==> flow/design.v <==
module ffD(clk, rst, Din, Dout);
input clk, rst;
input [31:0]Din;
output [31:0]Dout;
reg [31:0]Dout;
always@(posedge clk) 
begin
	if(rst==1)
	Dout <= 0;
	else
	Dout <= Din;
end
endmodule 
module mux1 (
		input [31:0] A, B,
		input Sel,
		output reg [31:0] Out
	);
	always @(Sel, A, B) begin
		case (Sel)
			0: Out = A;
			1:	Out = B;
		endcase
	end
endmodule
module extend (
	input [15:0]offset,
	output reg [31:0]offset32
);
always @(offset)
begin
 offset32[31:0] = {16'b0000000000000000,offset[15:0]};
end
endmodule
module alu(ctl, a, b, resultado);
  input [1:0] ctl;
  input [31:0] a, b;
  output reg [31:0] resultado;
  always @(*)
  begin
    case (ctl)
      2'b00 : resultado = a & b;  
      2'b01 : resultado = a | b;  
      2'b10 : resultado = a + b;  
      2'b11 : resultado = a - b;  
      default : resultado = 32'hxxxxxxxx;
   endcase
 end
endmodule
module control(instruction, ctrl);
    input [31:0] instruction;
	 output [20:0] ctrl;
    reg    [20:0] ctrl;
	 wire [11:0] opcode;
	 wire [4:0] rs, rt, rd;
    parameter LW = 12'b000111_xxxxxx;
    parameter SW = 12'b001000_xxxxxx;
    parameter ADD = 12'b000110_100000;
	 parameter SUB = 12'b000110_100010;
	 parameter AND = 12'b000110_100100;
	 parameter OR = 12'b000110_100101;
	 assign opcode[11:0] = {instruction[31:26], instruction[5:0]};
	 assign rs[4:0] = {instruction[25:21]};
	 assign rt[4:0] = {instruction[20:16]};
	 assign rd[4:0] = {instruction[15:11]};
    always @(instruction)
    begin
        casex (opcode)
          LW :
          begin
              ctrl[20:0]={6'b10_1_1_0_1,rs[4:0],5'b00000,rt[4:0]};
          end
          SW :
          begin
              ctrl[20:0]={6'b10_1_1_1_1,rs[4:0],5'b00000,rt[4:0]};
          end
          ADD :
          begin
              ctrl[20:0]={6'b10_0_0_0_1,rs[4:0],rt[4:0],rd[4:0]};
          end
          SUB :
          begin
              ctrl[20:0]={6'b11_0_0_0_1,rs[4:0],rt[4:0],rd[4:0]};
          end
          AND :
          begin
              ctrl[20:0]={6'b00_0_0_0_1,rs[4:0],rt[4:0],rd[4:0]};
          end
			 OR :
          begin
              ctrl[20:0]={6'b01_0_0_0_1,rs[4:0],rt[4:0],rd[4:0]};
          end
          default
          begin
              ctrl[20:0]={21'b0}; 
          end
        endcase
    end
endmodule
module PC(
  input rst,
  input clk,
  output reg [31:0]pc
  );
	always @(posedge clk or posedge rst)
		if (rst == 1)
		pc <= 0;
		else
		pc <= pc + 1;
  endmodule
module registerFile(addr1,addr2,out1,out2,addr_in,in,clk,rst);
input [4:0] addr1;	
input [4:0] addr2;	
output [31:0] out1;	
output [31:0] out2;	
input [4:0] addr_in;	
input [31:0] in;	
reg [31:0] out1;
reg [31:0] out2;
input clk, rst;
wire [511:0] regmem;
always @(posedge clk)
begin
		out1 <= addr1[4] ? 32'b0 : regmem[addr1[3:0]*32 +: 32];
		out2 <= addr2[4] ? 32'b0 : regmem[addr2[3:0]*32 +: 32];
end
genvar i;
generate
	for (i = 0; i < 16; i = i + 1) begin : REG
		reg [31:0] q;
		always @(negedge clk or posedge rst)
			if (rst)
				q <= 32'b0;
			else if (addr_in == i)
				q <= in;
		assign regmem[32*i +: 32] = q;
	end
endgenerate
endmodule
module data_memory(
clk , 
rst ,
address_0 , 
data_in , 
data_out,
cs_0 , 
we_0 
);
parameter data_0_WIDTH = 32 ;
parameter ADDR_WIDTH = 13 ;
input [ADDR_WIDTH-1:0] address_0 ;
input cs_0 ;
input we_0 ;
input clk;
input rst;
input [data_0_WIDTH-1:0] data_in ;
output reg [data_0_WIDTH-1:0] data_out;
wire [ADDR_WIDTH*data_0_WIDTH-1:0] mem;
genvar i;
generate
	for (i = 0; i < ADDR_WIDTH; i = i + 1) begin : WORD
		reg [data_0_WIDTH-1:0] q;
		always @ (posedge clk)
			if (rst)
				q <= (i == 0) ? 32'd1000 :
				     (i == 1) ? 32'd5000 :
				     (i == 2) ? 32'd2000 :
				     (i == 3) ? 32'd3000 : 32'd0;
			else if ( cs_0 && we_0 && address_0 == i )
				q <= data_in;
		assign mem[data_0_WIDTH*i +: data_0_WIDTH] = q;
	end
endgenerate
	always @ (posedge clk)
		begin : MEM_READ_0
			if (cs_0 && !we_0 && address_0 < ADDR_WIDTH) begin
				data_out <= mem[address_0*data_0_WIDTH +: data_0_WIDTH];
			end else begin
				data_out <= 0;
		end
	end
endmodule
module cpu (clk, rst, imem_addr, imem_data, test, test1);
	input clk, rst;
	output [6:0]imem_addr;
	input  [31:0]imem_data;
	output  [31:0]test;
	output [31:0]test1;
wire	 [31:0] inst;
wire   [31:0]ctrl, ctrl0, ctrl1, ctrl2;
wire   [20:0]controle;
wire	 [31:0]resultado;
wire   [31:0]data_out2;
wire   [31:0]pc;
wire	 [4:0]addr1, addr2, addr_in;
wire	 [31:0]out1, out2, out3;
wire	 [31:0]in;
wire	 rw;
wire	 [15:0]offset;
wire	 [31:0]offset32;
wire   sel1;
wire	 [31:0] imm;
wire   [31:0] data_out1;
wire	 [31:0]address_0;
wire	 [31:0] data_in;
wire	 [31:0]outrg1, outrg2;
wire	 [31:0] M, B, D, D1;
	assign imem_addr = pc[6:0];
	assign data_out2 = imem_data;
	PC PC(
		.rst(rst),
		.clk(clk),
		.pc(pc)
	);
ffD FF1(
		.rst(rst),
		.clk(clk),
		.Din(data_out2),
		.Dout(inst)
);
	registerFile RegisterFile(
		.addr1(inst[25:21]),
		.addr2(inst[20:16]),
		.out1(outrg1),
		.out2(outrg2),
		.addr_in(ctrl2[4:0]), 
		.in(out2),
		.rst(rst),
		.clk(clk)
	);
	control Controlador(
		.instruction(inst),
		.ctrl(controle)
	);
	extend Extend(
		.offset(inst[15:0]),
		.offset32(offset32)
	);
	ffD FF2(
		.rst(rst),
		.clk(clk),
		.Din(offset32),
		.Dout(imm)
		);
	ffD CONTROLE_0(
		.rst(rst),
		.clk(clk),
		.Din({11'b00000000000, controle[20:0]}),
		.Dout(ctrl0)
		);
	mux1 Mux1(
		.Sel(ctrl0[18]),
		.A(outrg2),
		.B(imm),
		.Out(out1)
	);
	alu Unidade_logica(
		.ctl(ctrl0[20:19]),
		.a(outrg1),
		.b(out1), 
		.resultado(resultado)
	);
	mux1 Mux3(
		.Sel(ctrl0[16]),
		.A(D),
		.B(resultado),
		.Out(out3)
	);
	ffD FF3(
		.rst(rst),
		.clk(clk),
		.Din(resultado),
		.Dout(D)
		);
	ffD CONTROLE_1(
		.rst(rst),
		.clk(clk),
		.Din(ctrl0),
		.Dout(ctrl1)
		);
	data_memory DataMemory(
		.address_0(out3[12:0]),
		.cs_0(ctrl1[15]),
		.we_0(ctrl0[16]),
		.data_in(outrg2),
		.data_out(M),
		.clk(clk),
		.rst(rst)
	);
	ffD FF5(
		.rst(rst),
		.clk(clk),
		.Din(D),
		.Dout(D1)
		);
	ffD CONTROLE_2(
		.rst(rst),
		.clk(clk),
		.Din(ctrl1),
		.Dout(ctrl2)
		);
	mux1 Mux2(
		.Sel(ctrl2[17]),
		.A(D1),
		.B(M),
		.Out(out2)
	);
	assign test[31:0] = inst[31:0];     
	assign test1[31:0] = out2[31:0];    
endmodule
# [Tool chain data of cpu]
# The steps from the RTL of cpu to its reports follow in flow order.
# Line numbers count from 1 in the design file above.
# The mark n/a stands for no value.
[design] top_module="cpu" clock="clk" cell_library="sky130hd" pvt_corner="tt_025C_1v80"

# [Elaborated design]
# Source: Yosys, flattened and elaborated, memories not mapped. Widths are those after wreduce. Registers that Yosys merges into a memory's read port (data or address) are not register bits. Print and check cells do not count. Equal cells are merged and count once.
[bits] reg_bits=1225 input_bits=34
[classes] n_addsub=3 cmp=1 eq_ne=36 shift=3 n_mux=5 bitwise=5 reduce_logical=20
[op_table] op="512-bit by 10-bit indexed select with 32-bit output" n=2
[op_table] op="416-bit by 19-bit indexed select with 32-bit output" n=1
[op_table] op="32-bit case mux with 4-bit select" n=1
[op_table] op="32-bit case mux with 2-bit select" n=2
[op_table] op="21-bit case mux with 6-bit select" n=1
[op_table] op="13-bit by 4-bit equality test with 1-bit output (second input constant)" n=5
[op_table] op="13-bit by 3-bit equality test with 1-bit output (second input constant)" n=4
[op_table] op="12-bit by 9-bit equality test with 1-bit output (second input constant)" n=4
[op_table] op="5-bit by 4-bit equality test with 1-bit output (second input constant)" n=8
[op_table] op="32-bit by 1-bit adder with 32-bit output (second input constant)" n=1
[op_table] op="32-bit adder" n=1
[op_table] op="32-bit subtractor" n=1
[op_table] op="32-bit bitwise AND" n=1
[op_table] op="32-bit bitwise OR" n=1
[op_table] op="13-bit by 2-bit equality test with 1-bit output (second input constant)" n=2
[op_table] op="13-bit case mux with 2-bit select" n=1
[op_table] op="5-bit by 3-bit equality test with 1-bit output (second input constant)" n=4
[op_table] op="1-bit logical AND" n=16
[op_table] op="13-bit by 1-bit equality test with 1-bit output (second input constant)" n=1
[op_table] op="13-bit by 4-bit less-than comparator with 1-bit output (second input constant)" n=1
[op_table] op="13-bit logical NOT" n=1
[op_table] op="5-bit by 2-bit equality test with 1-bit output (second input constant)" n=2
[op_table] op="6-bit by 3-bit equality test with 1-bit output (second input constant)" n=1
[op_table] op="6-bit by 4-bit equality test with 1-bit output (second input constant)" n=1
[op_table] op="5-bit by 1-bit equality test with 1-bit output (second input constant)" n=1
[op_table] op="5-bit logical NOT" n=1
[op_table] op="2-bit equality test (second input constant)" n=2
[op_table] op="1-bit inverter" n=3
# Not listed: further kinds 3, cells in them 3.

# [Depth]
# Depth = most cells in a row (Yosys ltp): at word level without a register or memory, in the mapped netlist without a sequential cell, where the memories' decode and read muxes count.
[depth] ltp_word=7 abc_area=0 mapped_depth=26 depth_no_buf=18

# [Synthesis result]
# Source: synth_stat.txt of the flow (Yosys; design flattened, memories mapped). It holds for the ABC_AREA given above (unset counts as 0); a run with the other value may have another netlist.
# Totals and module areas in this step are rounded.
[by_type] cell_type="sky130_fd_sc_hd__dfxtp_1" n=647
[by_type] cell_type="sky130_fd_sc_hd__dfrtn_1" n=512
[by_type] cell_type="sky130_fd_sc_hd__mux4_2" n=320
[by_type] cell_type="sky130_fd_sc_hd__mux2i_1" n=653
[by_type] cell_type="sky130_fd_sc_hd__nand2_1" n=1044
[by_type] cell_type="sky130_fd_sc_hd__o21ai_0" n=360
[by_type] cell_type="sky130_fd_sc_hd__a21oi_1" n=257
[by_type] cell_type="sky130_fd_sc_hd__clkbuf_1" n=330
[by_type] cell_type="sky130_fd_sc_hd__nor2_1" n=325
[by_type] cell_type="sky130_fd_sc_hd__nor2b_1" n=180
[by_type] cell_type="sky130_fd_sc_hd__nand3_1" n=109
[by_type] cell_type="sky130_fd_sc_hd__ha_1" n=35
[by_type] cell_type="sky130_fd_sc_hd__a41oi_1" n=32
[by_type] cell_type="sky130_fd_sc_hd__buf_6" n=24
[by_type] cell_type="sky130_fd_sc_hd__xnor2_1" n=30
[by_type] cell_type="sky130_fd_sc_hd__buf_2" n=46
[by_type] cell_type="sky130_fd_sc_hd__inv_1" n=52
[by_type] cell_type="sky130_fd_sc_hd__dfrtp_1" n=7
# Other cell types: 59; their cells: 297.
[synth_totals] cell_count=5260 synth_area_um2=54600 flip_flops=1166
# By module: a second synthesis without flattening, with its own total; a netlist apart from the flattened one above.
[hier_totals] cells_unflattened=5369 area_unflattened_um2=62200
# Rows give one instance, submodules left out.
[by_module] module="registerFile" n_inst=1 n_cells=2253 area_um2=29100 mod_seq_area_um2=14100
[by_module] module="data_memory" n_inst=1 n_cells=1861 area_um2=20200 mod_seq_area_um2=8970
[by_module] module="ffD" n_inst=7 n_cells=67 area_um2=863 mod_seq_area_um2=641
[by_module] module="alu" n_inst=1 n_cells=470 area_um2=3150 mod_seq_area_um2=0.0
[by_module] module="mux1" n_inst=3 n_cells=36 area_um2=544 mod_seq_area_um2=0.0
[by_module] module="PC" n_inst=1 n_cells=129 area_um2=1490 mod_seq_area_um2=801
[by_module] module="control" n_inst=1 n_cells=45 area_um2=328 mod_seq_area_um2=0.0
[by_module] module="extend" n_inst=1 n_cells=33 area_um2=244 mod_seq_area_um2=0.0
[by_module] module="cpu" n_inst=1 n_cells=1 area_um2=3.8 mod_seq_area_um2=0.0

# cpu through Yosys and OpenROAD on sky130hd: 4 stored runs, unordered, with their settings and measured results. The constraints put input and output delay at 20% of the set period each and load the outputs with 0.01 pF.
# "achieved_period_ps" means the clock period less the worst setup slack. The figure is calculated, with input and output delays left at 20% of the set period.
# "worst_path_time_ps" is the time allowed to the run's worst setup path (the clock period less input and output delay, where it has them) less its slack. Clock arrival times count: a late capture clock shortens it, a late launch clock lengthens it.
# "total_power_mw" is the tool's figure for a default switching activity; nothing was simulated.
# "worst_path_time_ps" is known to 10 ps.
# Results are given in rounded form.
run="flow run 1" settings ABC_AREA=0 GPL_TIMING_DRIVEN=0 MAX_ROUTING_LAYER="met4" SLEW_MARGIN=10 TNS_END_PERCENT=15 period_ns=5.5 CAP_MARGIN=20 CORE_MARGIN=2 CORE_UTILIZATION=40
run="flow run 1" results setup_worst_slack_ps=-163 total_power_mw=18.2 total_die_area_um2=140000 layout_utilization_pct=46.6 post_synth_area_um2=54600 tns_ps=-5060 stdcell_area_um2=63100
run="flow run 2" settings CORE_UTILIZATION=51 period_ns=5.3 CAP_MARGIN=20 CORE_MARGIN=2 SLEW_MARGIN=20
run="flow run 2" results setup_worst_slack_ps=265 total_power_mw=19.0 total_die_area_um2=110000 layout_utilization_pct=57.9 worst_path_time_ps=5040 critical_path_type="register -> register" post_synth_area_um2=54600 tns_ps=0 stdcell_area_um2=61800 achieved_period_ps=5035
run="flow run 3" settings CELL_PAD_IN_SITES_GLOBAL_PLACEMENT=3 CORE_ASPECT_RATIO=0.65 CORE_UTILIZATION=54 CTS_CLUSTER_DIAMETER=53 CTS_CLUSTER_SIZE=98 GPL_ROUTABILITY_DRIVEN=0 GPL_TIMING_DRIVEN=1 MAX_ROUTING_LAYER="met4" PLACE_DENSITY_LB_ADDON=0.16 SETUP_SLACK_MARGIN=-0.02 SLEW_MARGIN=30 period_ns=9.14 CAP_MARGIN=20 CORE_MARGIN=2
run="flow run 3" outcome="no final report: placement broke off with FLW-0024"
run="flow run 4" settings CELL_PAD_IN_SITES_GLOBAL_PLACEMENT=3 CORE_UTILIZATION=37 CTS_CLUSTER_DIAMETER=332 GPL_TIMING_DRIVEN=1 PLACE_DENSITY=0.67 SETUP_SLACK_MARGIN=-0.02 SLEW_MARGIN=20 period_ns=3.27 CAP_MARGIN=20 CORE_MARGIN=2
run="flow run 4" results setup_worst_slack_ps=-1270 total_power_mw=32.7 total_die_area_um2=151000 layout_utilization_pct=46.6 worst_path_time_ps=4540 critical_path_type="register -> register" post_synth_area_um2=54600 tns_ps=-537000 stdcell_area_um2=68100 achieved_period_ps=4538
